==> flow/design.v <==
module dffhr (d, r, clk, q);
  parameter WIDTH = 1;
  input 			r;
  input 			clk;
  input 	[WIDTH-1:0] 	d;
  output 	[WIDTH-1:0] 	q;
  reg 		[WIDTH-1:0] 	q;
  always @ (posedge clk) 
    if ( r ) 
      q <= {WIDTH{1'b0}};
    else
      q <= d;
endmodule  
module sha1_round (cv_in, w, round, cv_out);
   input [159:0] cv_in;
   input [31:0]  w;
   input [6:0]   round;
   output [159:0] cv_out;
   reg [31:0]     k;
   reg [31:0]     f;
   wire [31:0]    a_shift;
   wire [31:0]    b_shift;
   wire [31:0]    add_result;
   wire [31:0]    a = cv_in[159:128];
   wire [31:0]    b = cv_in[127:96];
   wire [31:0]    c = cv_in[95:64];
   wire [31:0]    d = cv_in[63:32];
   wire [31:0]    e = cv_in[31:0];
   always @(round)
     begin
        k = 32'd0;
        if ((round >= 7'd0) && (round <= 7'd19))
          k = 32'h5A827999;
        if ((round >= 7'd20) && (round <= 7'd39))
          k = 32'h6ED9EBA1;
        if ((round >= 7'd40) && (round <= 7'd59))
          k = 32'h8F1BBCDC;
        if ((round >= 7'd60) && (round <= 7'd79))
          k = 32'hCA62C1D6;
     end  
   always @(round or b or c or d)
     begin
        f = 32'd0;
        if ((round >= 7'd0) && (round <= 7'd19))
          f = ((b & c) | (~b & d));
        if ((round >= 7'd20) && (round <= 7'd39))
          f = (b ^ c ^ d);
        if ((round >= 7'd40) && (round <= 7'd59))
          f = ((b & c) | (b & d) | (c & d));
        if ((round >= 7'd60) && (round <= 7'd79))
          f = (b ^ c ^ d);
     end  
   assign a_shift = {a[26:0], a[31:27]};
   assign b_shift = {b[1:0], b[31:2]};
   assign add_result = (a_shift + ((f + k) + (e + w)));
   assign cv_out = {add_result, a, b_shift, c, d};
endmodule  
module sha1_exec(clk, reset, start, data_in, load_in, cv, 
  use_prev_cv, busy, out_valid, cv_next);
   input clk, reset;     
   input start;
   input [31:0] data_in;
   input load_in;
   input [159:0] cv;
   input use_prev_cv;
   output        busy;
   output        out_valid;
   output [159:0] cv_next;  
   reg            busy;         
   reg            out_valid;    
   reg [6:0]      rnd_cnt_d;    
   wire [6:0]     rnd_cnt_q;    
   wire [159:0]   rnd_d;        
   wire [159:0]   rnd_q;
   wire [159:0]   sha1_round_wire;   
   wire [159:0]   cv_d;         
   wire [159:0]   cv_q;         
   wire [159:0]   cv_next_d;    
   wire [159:0]   cv_next_q;
   parameter      IDLE = 2'b00;
   parameter      CALC = 2'b01;
   parameter      VALID_OUT = 2'b10;
   parameter      VALID_OUT2 = 2'b11;
   wire [1:0]     state; 
   reg [1:0]      next_state;
   wire [511:0]   w_d;
   wire [511:0]   w_q;
   wire [511:0]   w_temp;
   wire [31:0]    w;    
   wire [31:0]    w_gen_temp = w_temp[511:480] ^ w_temp[447:416] ^ 
                  w_temp[255:224] ^ w_temp[95:64];  
   wire [31:0]    w_gen = {w_gen_temp[30:0], w_gen_temp[31]};
   assign         w_d = ((load_in == 1'b1) ? w_temp :
                  ((rnd_cnt_q < 7'd15) ? w_temp : 
                  {w_gen, w_temp[479:0]}));
   assign w_temp = (state == CALC) ? {w_q[479:0], w_q[511:480]} : 
     ((load_in == 1'b1) ? {w_q[479:0], data_in} : w_q);
   assign w = w_q[511:480];
   sha1_round sha1_round(.cv_in(rnd_q), .w(w), .round(rnd_cnt_q),
                           .cv_out(sha1_round_wire));
   assign         rnd_d = ((state == CALC) ? sha1_round_wire : 
     (use_prev_cv == 1'b1) ? cv_next_q : cv);
   assign         cv_d = ((state == CALC) ? cv_q : 
     (use_prev_cv == 1'b1) ? cv_next_q : cv);
   assign         cv_next_d = (state == VALID_OUT) ? 
                                ({cv_q[159:128] + rnd_q[159:128],
                                  cv_q[127:96] + rnd_q[127:96],
                                  cv_q[95:64] + rnd_q[95:64],
                                  cv_q[63:32] + rnd_q[63:32],
                                  cv_q[31:0] + rnd_q[31:0]}) :
                                  (cv_next_q);
   assign         cv_next = cv_next_q;
   always @(state or start or rnd_cnt_q)
     begin
        out_valid = 1'b0;       
        busy = 1'b0;
        rnd_cnt_d = 7'b0000000;
        case (state)
          IDLE : begin
             out_valid = 1'b0;
             rnd_cnt_d = 7'b0000000;
             if (start) begin
                busy = 1'b1;
                next_state = CALC;
             end
             else begin
                busy = 1'b1;
                next_state = IDLE;
             end
          end  
          CALC : begin
             busy = 1'b1;
             out_valid = 1'b0;
             if (start) begin
                next_state = IDLE;
                rnd_cnt_d = 7'd0000000;
             end
             else if (rnd_cnt_q == 7'd79) begin
                next_state = VALID_OUT;
                rnd_cnt_d = 7'd0000000;
             end
             else begin
                next_state = CALC;
                rnd_cnt_d = rnd_cnt_q + 7'd0000001;
             end
          end  
          VALID_OUT : begin
             busy = 1'b1;
             out_valid = 1'b0;       
             if (start) begin
                next_state = IDLE;
                rnd_cnt_d = 7'd0000000;
             end else begin
                next_state = VALID_OUT2;
             end
          end     
          VALID_OUT2 : begin
             busy = 1'b0;
             out_valid = 1'b1;
             if (start) begin
                next_state = CALC;
             end
             else begin
                next_state = IDLE;
             end
          end
          default : begin
             next_state = IDLE;
          end
        endcase
     end          
   dffhr #(7) rnd_cnt_reg (.d(rnd_cnt_d), .q(rnd_cnt_q),
                           .clk(clk), .r(reset));
   dffhr #(2) state_reg (.d(next_state), .q(state), 
                         .clk(clk), .r(reset)); 
   dffhr #(512) w_reg (.d(w_d), .q(w_q), .clk(clk), .r(reset));
   dffhr #(160) cv_reg (.d(cv_d), .q(cv_q), .clk(clk), .r(reset));
   dffhr #(160) rnd_reg (.d(rnd_d), .q(rnd_q), .clk(clk), .r(reset));
   dffhr #(160) cv_next_reg (.d(cv_next_d), .q(cv_next_q),
                             .clk(clk), .r(reset));   
endmodule  
# [Step by step through the tools: sha1_exec]
# Module sha1_exec before and after one edit of its RTL, step after step.
# "orig" refers to lines of the RTL above, "edited" to lines of the edited file.
# "change": "edited" minus "orig" as printed here. "change_rel_pct": 100 x difference / "orig".
# Operators: Yosys type, input widths -> output width; for muxes data width and select width s.
# The mark n/a stands for no value.
[inputs] design="sha1_exec" clock="clk" library="sky130hd" lib_corner="tt_025C_1v80"

# [Diff]
# The edit as a unified diff against the file above.
# A script made this edit. It changes what the design does and was not meant as an optimisation.
# begin of diff
@@ -107,5 +107,5 @@
                                   cv_q[127:96] + rnd_q[127:96],
                                   cv_q[95:64] + rnd_q[95:64],
-                                  cv_q[63:32] + rnd_q[63:32],
+                                  cv_q[63:32] | rnd_q[63:32],
                                   cv_q[31:0] + rnd_q[31:0]}) :
                                   (cv_next_q);
# end of diff

# [Elaborated design]
# Yosys after proc, flatten, opt, wreduce and memory -nomap, before mapping. Enables and synchronous resets that opt folds into registers are not counted as muxes. Memory bits, and registers merged into a memory's read port (data or address), are not among the register bits. Print and check cells are not counted. Equal cells are merged and count once.
[classes] element="n_logic" orig=13 edited=14 change=1 change_rel_pct=7.69
[classes] element="reduce_logical" orig=8 edited=8 change=0 change_rel_pct=0.00
[classes] element="add_sub_neg" orig=10 edited=9 change=-1 change_rel_pct=-10.00
[classes] element="n_eq" orig=4 edited=4 change=0 change_rel_pct=0.00
[classes] element="muxes" orig=24 edited=24 change=0 change_rel_pct=0.00
[classes] element="n_cmp" orig=9 edited=9 change=0 change_rel_pct=0.00
[op_table] operator="$add 32x32->32" orig=9 edited=8 change=-1 change_rel_pct=-11.11
[op_table] operator="$or 32x32->32" orig=3 edited=4 change=1 change_rel_pct=33.33
[op_table] operator="$mux 32" orig=6 edited=6 change=0 change_rel_pct=0.00
[op_table] operator="$xor 32x32->32" orig=5 edited=5 change=0 change_rel_pct=0.00
[op_table] operator="$and 32x32->32" orig=4 edited=4 change=0 change_rel_pct=0.00
[op_table] operator="$logic_and 1x1->1" orig=4 edited=4 change=0 change_rel_pct=0.00
[op_table] operator="$mux 512" orig=4 edited=4 change=0 change_rel_pct=0.00
[op_table] operator="$mux 2" orig=3 edited=3 change=0 change_rel_pct=0.00
[op_table] operator="$eq 2x2->1 const B" orig=2 edited=2 change=0 change_rel_pct=0.00
[op_table] operator="$ge 7x6->1 const B" orig=2 edited=2 change=0 change_rel_pct=0.00
[op_table] operator="$le 7x6->1 const B" orig=2 edited=2 change=0 change_rel_pct=0.00
[op_table] operator="$mux 160" orig=2 edited=2 change=0 change_rel_pct=0.00
[op_table] operator="$mux 31" orig=2 edited=2 change=0 change_rel_pct=0.00
[op_table] operator="$mux 7" orig=2 edited=2 change=0 change_rel_pct=0.00
[op_table] operator="$pmux 1 s2" orig=2 edited=2 change=0 change_rel_pct=0.00
[op_table] operator="$reduce_or 3->1" orig=2 edited=2 change=0 change_rel_pct=0.00
[op_table] operator="$add 7x1->7 const B" orig=1 edited=1 change=0 change_rel_pct=0.00
[op_table] operator="$eq 2x1->1 const B" orig=1 edited=1 change=0 change_rel_pct=0.00
[op_table] operator="$eq 7x7->1 const B" orig=1 edited=1 change=0 change_rel_pct=0.00
[op_table] operator="$ge 7x1->1 const B" orig=1 edited=1 change=0 change_rel_pct=0.00
[op_table] operator="$ge 7x5->1 const B" orig=1 edited=1 change=0 change_rel_pct=0.00
[op_table] operator="$le 7x5->1 const B" orig=1 edited=1 change=0 change_rel_pct=0.00
[op_table] operator="$le 7x7->1 const B" orig=1 edited=1 change=0 change_rel_pct=0.00
[op_table] operator="$logic_not 2->1" orig=1 edited=1 change=0 change_rel_pct=0.00
[op_table] operator="$lt 7x4->1 const B" orig=1 edited=1 change=0 change_rel_pct=0.00
[op_table] operator="$mux 1" orig=1 edited=1 change=0 change_rel_pct=0.00
[op_table] operator="$not 32->32" orig=1 edited=1 change=0 change_rel_pct=0.00
[op_table] operator="$pmux 2 s3" orig=1 edited=1 change=0 change_rel_pct=0.00
# The list need not be complete.
[word_totals] element="register_bits" orig=1001 edited=1001 change=0 change_rel_pct=0.00
[word_totals] element="word_cells" orig=74 edited=74 change=0 change_rel_pct=0.00

# [Logic depth]
# Yosys ltp: most cells in a row. Word level: on the elaborated netlist, between registers, memories and ports. Mapped: between sequential cells and ports; inverters and the memories' decode and read muxes count.
[depth] element="word_depth" orig=11 edited=11 change=0 change_rel_pct=0.00
[depth] element="abc_area" orig="0" edited="0"
[depth] element="ltp_mapped" orig=29 edited=29 change=0 change_rel_pct=0.00
[depth] element="mapped_depth_nobuf" orig=26 edited=27 change=1 change_rel_pct=3.85

# [Synthesis result]
# Yosys stat after the flow's synthesis: flattened, memories mapped to cells. It holds for the ABC_AREA given above (unset counts as 0); a run with the other value may have another netlist.
[mapped] element="synth_area_um2" orig=50936.4 edited=49447.4 change=-1489.0 change_rel_pct=-2.92
[mapped] element="ffs" orig=1003 edited=1003 change=0 change_rel_pct=0.00
[mapped] element="cells" orig=6207 edited=5984 change=-223 change_rel_pct=-3.59
[mapped] element="seqArea_um2" orig=20079.3 edited=20079.3 change=0.0 change_rel_pct=0.00
[mapped] element="buf_cells" orig=360 edited=357 change=-3 change_rel_pct=-0.83
[types] cell_type="sky130_fd_sc_hd__o21ai_0" orig=196 edited=161 change=-35 change_rel_pct=-17.86
[types] cell_type="sky130_fd_sc_hd__ha_1" orig=192 edited=161 change=-31 change_rel_pct=-16.15
[types] cell_type="sky130_fd_sc_hd__a311oi_1" orig=39 edited=66 change=27 change_rel_pct=69.23
[types] cell_type="sky130_fd_sc_hd__a21oi_1" orig=966 edited=945 change=-21 change_rel_pct=-2.17
[types] cell_type="sky130_fd_sc_hd__nand2_1" orig=1157 edited=1137 change=-20 change_rel_pct=-1.73
[types] cell_type="sky130_fd_sc_hd__xnor2_1" orig=197 edited=177 change=-20 change_rel_pct=-10.15
[types] cell_type="sky130_fd_sc_hd__nor3_1" orig=56 edited=37 change=-19 change_rel_pct=-33.93
[types] cell_type="sky130_fd_sc_hd__clkbuf_1" orig=338 edited=320 change=-18 change_rel_pct=-5.33
[types] cell_type="sky130_fd_sc_hd__buf_1" orig=18 edited=32 change=14 change_rel_pct=77.78
[types] cell_type="sky130_fd_sc_hd__and2_1" orig=14 edited=1 change=-13 change_rel_pct=-92.86
[types] cell_type="sky130_fd_sc_hd__nor2_1" orig=393 edited=404 change=11 change_rel_pct=2.80
[types] cell_type="sky130_fd_sc_hd__o21a_1" orig=26 edited=16 change=-10 change_rel_pct=-38.46
[types] cell_type="sky130_fd_sc_hd__a211oi_1" orig=69 edited=60 change=-9 change_rel_pct=-13.04
[types] cell_type="sky130_fd_sc_hd__nor2b_1" orig=57 edited=48 change=-9 change_rel_pct=-15.79
[types] cell_type="sky130_fd_sc_hd__nand2b_1" orig=28 edited=19 change=-9 change_rel_pct=-32.14
[types] cell_type="sky130_fd_sc_hd__o21ai_1" orig=5 edited=14 change=9 change_rel_pct=180.00
[types] cell_type="sky130_fd_sc_hd__or3_1" orig=16 edited=8 change=-8 change_rel_pct=-50.00
[types] cell_type="sky130_fd_sc_hd__mux2i_1" orig=97 edited=90 change=-7 change_rel_pct=-7.22
# The list need not be complete.
# The figures by module come from a second, unflattened synthesis with its own total; it is not the netlist above.
[hier_totals] element="hier_cells" orig=5849 edited=5869 change=20 change_rel_pct=0.34
[hier_totals] element="hier_area_um2" orig=55564.5 edited=54981.5 change=-583.0 change_rel_pct=-1.05
# Each row is one instance without its submodules.
[by_module_orig] mod="sha1_exec" n_inst=1 cells=3062 seq_area_um2=0.0 area_um2=22457.8
[by_module_orig] mod="dffhr (WIDTH=512)" n_inst=1 cells=1081 seq_area_um2=10249.8 area_um2=13730.7
[by_module_orig] mod="dffhr (WIDTH=160)" n_inst=3 cells=337 seq_area_um2=3203.1 area_um2=4306.6
[by_module_orig] mod="sha1_round" n_inst=1 cells=677 seq_area_um2=0.0 area_um2=6219.7
[by_module_orig] mod="dffhr (WIDTH=7)" n_inst=1 cells=14 seq_area_um2=140.1 area_um2=183.9
[by_module_orig] mod="dffhr (WIDTH=2)" n_inst=1 cells=4 seq_area_um2=40.0 area_um2=52.6
[by_module_edited] mod="sha1_exec" n_inst=1 cells=3045 seq_area_um2=0.0 area_um2=21657.0
[by_module_edited] mod="dffhr (WIDTH=512)" n_inst=1 cells=1081 seq_area_um2=10249.8 area_um2=13730.7
[by_module_edited] mod="dffhr (WIDTH=160)" n_inst=3 cells=337 seq_area_um2=3203.1 area_um2=4306.6
[by_module_edited] mod="sha1_round" n_inst=1 cells=714 seq_area_um2=0.0 area_um2=6437.4
[by_module_edited] mod="dffhr (WIDTH=7)" n_inst=1 cells=14 seq_area_um2=140.1 area_um2=183.9
[by_module_edited] mod="dffhr (WIDTH=2)" n_inst=1 cells=4 seq_area_um2=40.0 area_um2=52.6

# [Timing after synthesis]
# Source: OpenSTA report_checks on the synthesized netlist (no wires, ideal clock, input and output delay 20% of the period each), path of least setup slack; recovery checks are left aside. Register names are those of the netlist, which keeps one name where synthesis merged equal registers.
[synth_timing] element="path_kind" orig="reg-to-reg" edited="reg-to-reg"
[synth_timing] element="startpoint" orig="reg rnd_cnt_reg.q[0]" edited="reg rnd_cnt_reg.q[0]"
[synth_timing] element="endpoint" orig="reg rnd_reg.q[158]" edited="reg rnd_reg.q[156]"
[synth_timing] element="path_slack_ns" orig=2.088 edited=2.038 change=-0.050
[synth_timing] element="stages" orig=27 edited=27 change=0 change_rel_pct=0.00
[synth_timing] element="tclk_ns" orig=8.0 edited=8.0 change=0.0 change_rel_pct=0.00
[synth_timing] element="required_time_ns" orig=7.878 edited=7.885 change=0.007 change_rel_pct=0.09
[synth_timing] element="delay_ns" orig=5.912 edited=5.961 change=0.049 change_rel_pct=0.83
[synth_timing] element="setup_ns" orig=0.122 edited=0.115 change=-0.007
[synth_timing] element="arrival_time_ns" orig=5.790 edited=5.846 change=0.056 change_rel_pct=0.97
[synth_timing] element="period_less_setup_slack_ns" orig=5.912 edited=5.962 change=0.050 change_rel_pct=0.85
# "delay_ns" = arrival - input delay + setup time.
# "stages": output pins that drive a net of the path, with the launching flip-flop's if there is one; two outputs of one cell count as two.
# "period_less_setup_slack_ns" is the clock period less the worst setup slack; recovery checks do not enter. This is arithmetic on one report: input and output delays are still those of the set period (20% each).
# Between the ends stands the longest chain of elaborated cells between them, by number of cells; it is not shown to be the way that was timed. Of several equally long chains one is given.
# Each line given opens the expression or statement behind the cell; cells for indexed reads and writes are added by Yosys, which also makes memories of some case tables.
[synth_between_orig] cell_sequence="sky130_fd_sc_hd__dfxtp_1 > sky130_fd_sc_hd__ha_1 > sky130_fd_sc_hd__a21oi_1 > sky130_fd_sc_hd__nand2_1 > sky130_fd_sc_hd__a32o_1 > sky130_fd_sc_hd__clkbuf_1 > sky130_fd_sc_hd__nand2b_1 > sky130_fd_sc_hd__clkbuf_1 > sky130_fd_sc_hd__a221o_1 > sky130_fd_sc_hd__o21ai_0 > sky130_fd_sc_hd__fa_1 > sky130_fd_sc_hd__inv_1 > sky130_fd_sc_hd__fa_1 > sky130_fd_sc_hd__inv_1 > sky130_fd_sc_hd__fa_1 > sky130_fd_sc_hd__inv_1 > sky130_fd_sc_hd__ha_1 > sky130_fd_sc_hd__a211o_1 > sky130_fd_sc_hd__a2111oi_0 > sky130_fd_sc_hd__o211a_1 > sky130_fd_sc_hd__a211oi_1 > sky130_fd_sc_hd__o21a_1 > sky130_fd_sc_hd__o21ai_0 > sky130_fd_sc_hd__a21oi_1 > sky130_fd_sc_hd__a21oi_1 > sky130_fd_sc_hd__nand4_1 > sky130_fd_sc_hd__o311a_1" elab_chain_cells=10
[synth_lines_orig] element="start: declaration" line=6 text="output [WIDTH-1:0] q;"
[synth_lines_orig] element="start: assignment" line=10 text="q <= {WIDTH{1'b0}};"
[synth_lines_orig] element="start: assignment" line=12 text="q <= d;"
[synth_lines_orig] element="$ge 7x1->1" line=44 text="if ((round >= 7'd0) && (round <= 7'd19))"
[synth_lines_orig] element="$logic_and 1x1->1" line=44
[synth_lines_orig] element="$mux 32" line=44
[synth_lines_orig] element="$mux 32" line=46 text="if ((round >= 7'd20) && (round <= 7'd39))"
[synth_lines_orig] element="$mux 32" line=48 text="if ((round >= 7'd40) && (round <= 7'd59))"
[synth_lines_orig] element="$mux 32" line=50 text="if ((round >= 7'd60) && (round <= 7'd79))"
[synth_lines_orig] element="$add 32x32->32 (3 in a row)" line=55 text="assign add_result = (a_shift + ((f + k) + (e + w)));"
[synth_lines_orig] element="$mux 160" line=101 text="assign         rnd_d = ((state == CALC) ? sha1_round_wire :"
[synth_lines_orig] element="end: assignment" line=10
[synth_lines_orig] element="end: assignment" line=12
[synth_lines_orig] element="end: declaration" line=6
[synth_between_edited] cell_sequence="sky130_fd_sc_hd__dfxtp_1 > sky130_fd_sc_hd__ha_1 > sky130_fd_sc_hd__and3b_1 > sky130_fd_sc_hd__a211oi_1 > sky130_fd_sc_hd__a21oi_1 > sky130_fd_sc_hd__or2_2 > sky130_fd_sc_hd__clkbuf_1 > sky130_fd_sc_hd__nand2_1 > sky130_fd_sc_hd__clkbuf_1 > sky130_fd_sc_hd__a221o_1 > sky130_fd_sc_hd__o21ai_0 > sky130_fd_sc_hd__fa_1 > sky130_fd_sc_hd__inv_1 > sky130_fd_sc_hd__fa_1 > sky130_fd_sc_hd__inv_1 > sky130_fd_sc_hd__fa_1 > sky130_fd_sc_hd__inv_1 > sky130_fd_sc_hd__ha_1 > sky130_fd_sc_hd__a21o_1 > sky130_fd_sc_hd__a21oi_1 > sky130_fd_sc_hd__o21ai_1 > sky130_fd_sc_hd__and3_1 > sky130_fd_sc_hd__o211ai_2 > sky130_fd_sc_hd__a21boi_1 > sky130_fd_sc_hd__o221a_2 > sky130_fd_sc_hd__or4_1 > sky130_fd_sc_hd__and3_1" elab_chain_cells=10
[synth_lines_edited] element="start: declaration" line=6 text="output [WIDTH-1:0] q;"
[synth_lines_edited] element="start: assignment" line=10 text="q <= {WIDTH{1'b0}};"
[synth_lines_edited] element="start: assignment" line=12 text="q <= d;"
[synth_lines_edited] element="$ge 7x1->1" line=44 text="if ((round >= 7'd0) && (round <= 7'd19))"
[synth_lines_edited] element="$logic_and 1x1->1" line=44
[synth_lines_edited] element="$mux 32" line=44
[synth_lines_edited] element="$mux 32" line=46 text="if ((round >= 7'd20) && (round <= 7'd39))"
[synth_lines_edited] element="$mux 32" line=48 text="if ((round >= 7'd40) && (round <= 7'd59))"
[synth_lines_edited] element="$mux 32" line=50 text="if ((round >= 7'd60) && (round <= 7'd79))"
[synth_lines_edited] element="$add 32x32->32 (3 in a row)" line=55 text="assign add_result = (a_shift + ((f + k) + (e + w)));"
[synth_lines_edited] element="$mux 160" line=101 text="assign         rnd_d = ((state == CALC) ? sha1_round_wire :"
[synth_lines_edited] element="end: assignment" line=10
[synth_lines_edited] element="end: assignment" line=12
[synth_lines_edited] element="end: declaration" line=6

# [Worst path after layout]
# Path of least setup slack in the final report of each run of pair A (OpenROAD, finished layout, wires in). Where an end is a register, its clock arrival counts in the times.
[layout_timing] element="path_kind" orig="reg-to-reg" edited="reg-to-reg"
[layout_timing] element="startpoint" orig="reg rnd_cnt_reg.q[0]" edited="reg rnd_cnt_reg.q[0]"
[layout_timing] element="endpoint" orig="reg rnd_reg.q[158]" edited="reg rnd_reg.q[151]"
[layout_timing] element="setup_ns" orig=0.11 edited=0.15 change=0.04
[layout_timing] element="required_time_ns" orig=8.61 edited=8.57 change=-0.04 change_rel_pct=-0.46
[layout_timing] element="tclk_ns" orig=8.0 edited=8.0 change=0.0 change_rel_pct=0.00
[layout_timing] element="stages" orig=25 edited=26 change=1 change_rel_pct=4.00
[layout_timing] element="path_slack_ns" orig=1.20 edited=1.37 change=0.17
[layout_timing] element="arrival_time_ns" orig=7.41 edited=7.19 change=-0.22 change_rel_pct=-2.97
# Between the ends stands the longest chain of elaborated cells between them, by number of cells; it is not shown to be the way that was timed. Of several equally long chains one is given.
[layout_between_orig] cell_sequence="sky130_fd_sc_hd__dfxtp_1 > sky130_fd_sc_hd__ha_1 > sky130_fd_sc_hd__o21bai_1 > sky130_fd_sc_hd__nand2_1 > sky130_fd_sc_hd__nand3b_1 > sky130_fd_sc_hd__inv_1 > sky130_fd_sc_hd__a221o_1 > sky130_fd_sc_hd__o21ai_0 > sky130_fd_sc_hd__fa_1 > sky130_fd_sc_hd__inv_1 > sky130_fd_sc_hd__fa_1 > sky130_fd_sc_hd__inv_1 > sky130_fd_sc_hd__fa_1 > sky130_fd_sc_hd__inv_1 > sky130_fd_sc_hd__ha_1 > sky130_fd_sc_hd__a211o_1 > sky130_fd_sc_hd__a2111oi_0 > sky130_fd_sc_hd__o211a_1 > sky130_fd_sc_hd__a211oi_1 > sky130_fd_sc_hd__o21a_1 > sky130_fd_sc_hd__o21ai_0 > sky130_fd_sc_hd__a21oi_1 > sky130_fd_sc_hd__a21oi_1 > sky130_fd_sc_hd__nand4_1 > sky130_fd_sc_hd__o311a_1" elab_chain_cells=10
[layout_lines_orig] element="start: declaration" line=6 text="output [WIDTH-1:0] q;"
[layout_lines_orig] element="start: assignment" line=10 text="q <= {WIDTH{1'b0}};"
[layout_lines_orig] element="start: assignment" line=12 text="q <= d;"
[layout_lines_orig] element="$ge 7x1->1" line=44 text="if ((round >= 7'd0) && (round <= 7'd19))"
[layout_lines_orig] element="$logic_and 1x1->1" line=44
[layout_lines_orig] element="$mux 32" line=44
[layout_lines_orig] element="$mux 32" line=46 text="if ((round >= 7'd20) && (round <= 7'd39))"
[layout_lines_orig] element="$mux 32" line=48 text="if ((round >= 7'd40) && (round <= 7'd59))"
[layout_lines_orig] element="$mux 32" line=50 text="if ((round >= 7'd60) && (round <= 7'd79))"
[layout_lines_orig] element="$add 32x32->32 (3 in a row)" line=55 text="assign add_result = (a_shift + ((f + k) + (e + w)));"
[layout_lines_orig] element="$mux 160" line=101 text="assign         rnd_d = ((state == CALC) ? sha1_round_wire :"
[layout_lines_orig] element="end: assignment" line=10
[layout_lines_orig] element="end: assignment" line=12
[layout_lines_orig] element="end: declaration" line=6
[layout_between_edited] cell_sequence="sky130_fd_sc_hd__dfxtp_1 > sky130_fd_sc_hd__ha_1 > sky130_fd_sc_hd__and3b_1 > sky130_fd_sc_hd__a211oi_1 > sky130_fd_sc_hd__a21oi_1 > sky130_fd_sc_hd__or2_2 > sky130_fd_sc_hd__nand2_1 > sky130_fd_sc_hd__a221o_1 > sky130_fd_sc_hd__o21ai_0 > sky130_fd_sc_hd__fa_1 > sky130_fd_sc_hd__fa_1 > sky130_fd_sc_hd__fa_1 > sky130_fd_sc_hd__inv_1 > sky130_fd_sc_hd__ha_1 > sky130_fd_sc_hd__inv_1 > sky130_fd_sc_hd__fa_1 > sky130_fd_sc_hd__nor2b_1 > sky130_fd_sc_hd__o21ai_1 > sky130_fd_sc_hd__a21boi_0 > sky130_fd_sc_hd__o211ai_1 > sky130_fd_sc_hd__a31oi_2 > sky130_fd_sc_hd__a31oi_1 > sky130_fd_sc_hd__o211ai_1 > sky130_fd_sc_hd__a31oi_1 > sky130_fd_sc_hd__xor2_1 > sky130_fd_sc_hd__a21oi_1" elab_chain_cells=10
[layout_lines_edited] element="start: declaration" line=6 text="output [WIDTH-1:0] q;"
[layout_lines_edited] element="start: assignment" line=10 text="q <= {WIDTH{1'b0}};"
[layout_lines_edited] element="start: assignment" line=12 text="q <= d;"
[layout_lines_edited] element="$ge 7x1->1" line=44 text="if ((round >= 7'd0) && (round <= 7'd19))"
[layout_lines_edited] element="$logic_and 1x1->1" line=44
[layout_lines_edited] element="$mux 32" line=44
[layout_lines_edited] element="$mux 32" line=46 text="if ((round >= 7'd20) && (round <= 7'd39))"
[layout_lines_edited] element="$mux 32" line=48 text="if ((round >= 7'd40) && (round <= 7'd59))"
[layout_lines_edited] element="$mux 32" line=50 text="if ((round >= 7'd60) && (round <= 7'd79))"
[layout_lines_edited] element="$add 32x32->32 (3 in a row)" line=55 text="assign add_result = (a_shift + ((f + k) + (e + w)));"
[layout_lines_edited] element="$mux 160" line=101 text="assign         rnd_d = ((state == CALC) ? sha1_round_wire :"
[layout_lines_edited] element="end: assignment" line=10
[layout_lines_edited] element="end: assignment" line=12
[layout_lines_edited] element="end: declaration" line=6

# [Measured runs]
# Runs of the flow (Yosys, OpenROAD) on both versions; the two runs of a pair have the same settings. The constraints put input and output delay at 20% of the set period each and load the outputs with 0.01 pF.
[flow_settings_pair_A] period_ns=8.0 CAP_MARGIN=20 CORE_MARGIN=2 CORE_UTILIZATION=40 SLEW_MARGIN=20
[results_pair_A] element="ws_hold_ns" orig=0.447 edited=0.446 change=-0.001
[results_pair_A] element="final_die_area_um2" orig=130213.0 edited=126448.0 change=-3765.0 change_rel_pct=-2.89
[results_pair_A] element="power_mw" orig=12.785 edited=12.428 change=-0.357 change_rel_pct=-2.79
[results_pair_A] element="layout_stdcell_area_um2" orig=59533.3 edited=57804.2 change=-1729.1 change_rel_pct=-2.90
[results_pair_A] element="util_pct" orig=47.2 edited=47.3 change=0.1
[results_pair_A] element="post_synth_area_um2" orig=50936.4 edited=49447.4 change=-1489.0 change_rel_pct=-2.92
[results_pair_A] element="ws_setup_ns" orig=1.204 edited=1.374 change=0.170
[results_pair_A] element="clock_period_reached_ns" orig=6.796 edited=6.626 change=-0.170 change_rel_pct=-2.50
[results_pair_A] element="timing.setup.tns_ns" orig=0.000 edited=0.000 change=0.000
[flow_settings_pair_B] ABC_AREA=1 CORE_ASPECT_RATIO=1.07 CORE_UTILIZATION=43 MAX_ROUTING_LAYER="met4" MIN_ROUTING_LAYER="met1" PLACE_DENSITY_LB_ADDON=0.14 SETUP_SLACK_MARGIN=-0.88 TNS_END_PERCENT=80 period_ns=12.2 CAP_MARGIN=20 CORE_MARGIN=2 SLEW_MARGIN=20
[results_pair_B] element="ws_hold_ns" orig=0.453 edited=0.442 change=-0.011
[results_pair_B] element="final_die_area_um2" orig=124493.0 edited=120550.0 change=-3943.0 change_rel_pct=-3.17
[results_pair_B] element="power_mw" orig=9.394 edited=9.156 change=-0.238 change_rel_pct=-2.53
[results_pair_B] element="layout_stdcell_area_um2" orig=60636.9 edited=58698.8 change=-1938.1 change_rel_pct=-3.20
[results_pair_B] element="util_pct" orig=50.2 edited=50.1 change=-0.1
[results_pair_B] element="post_synth_area_um2" orig=52323.9 edited=50648.6 change=-1675.3 change_rel_pct=-3.20
[results_pair_B] element="ws_setup_ns" orig=5.931 edited=5.862 change=-0.069
[results_pair_B] element="clock_period_reached_ns" orig=6.269 edited=6.338 change=0.069 change_rel_pct=1.10
[results_pair_B] element="timing.setup.tns_ns" orig=0.000 edited=0.000 change=0.000
# "clock_period_reached_ns" = clock period - worst setup slack. The figure is calculated, with input and output delays left at 20% of the set period.
# By "power_mw" is meant OpenSTA's value without simulated activity: inputs other than the clock are taken to toggle once in ten clock periods, and the tool carries that through the logic.
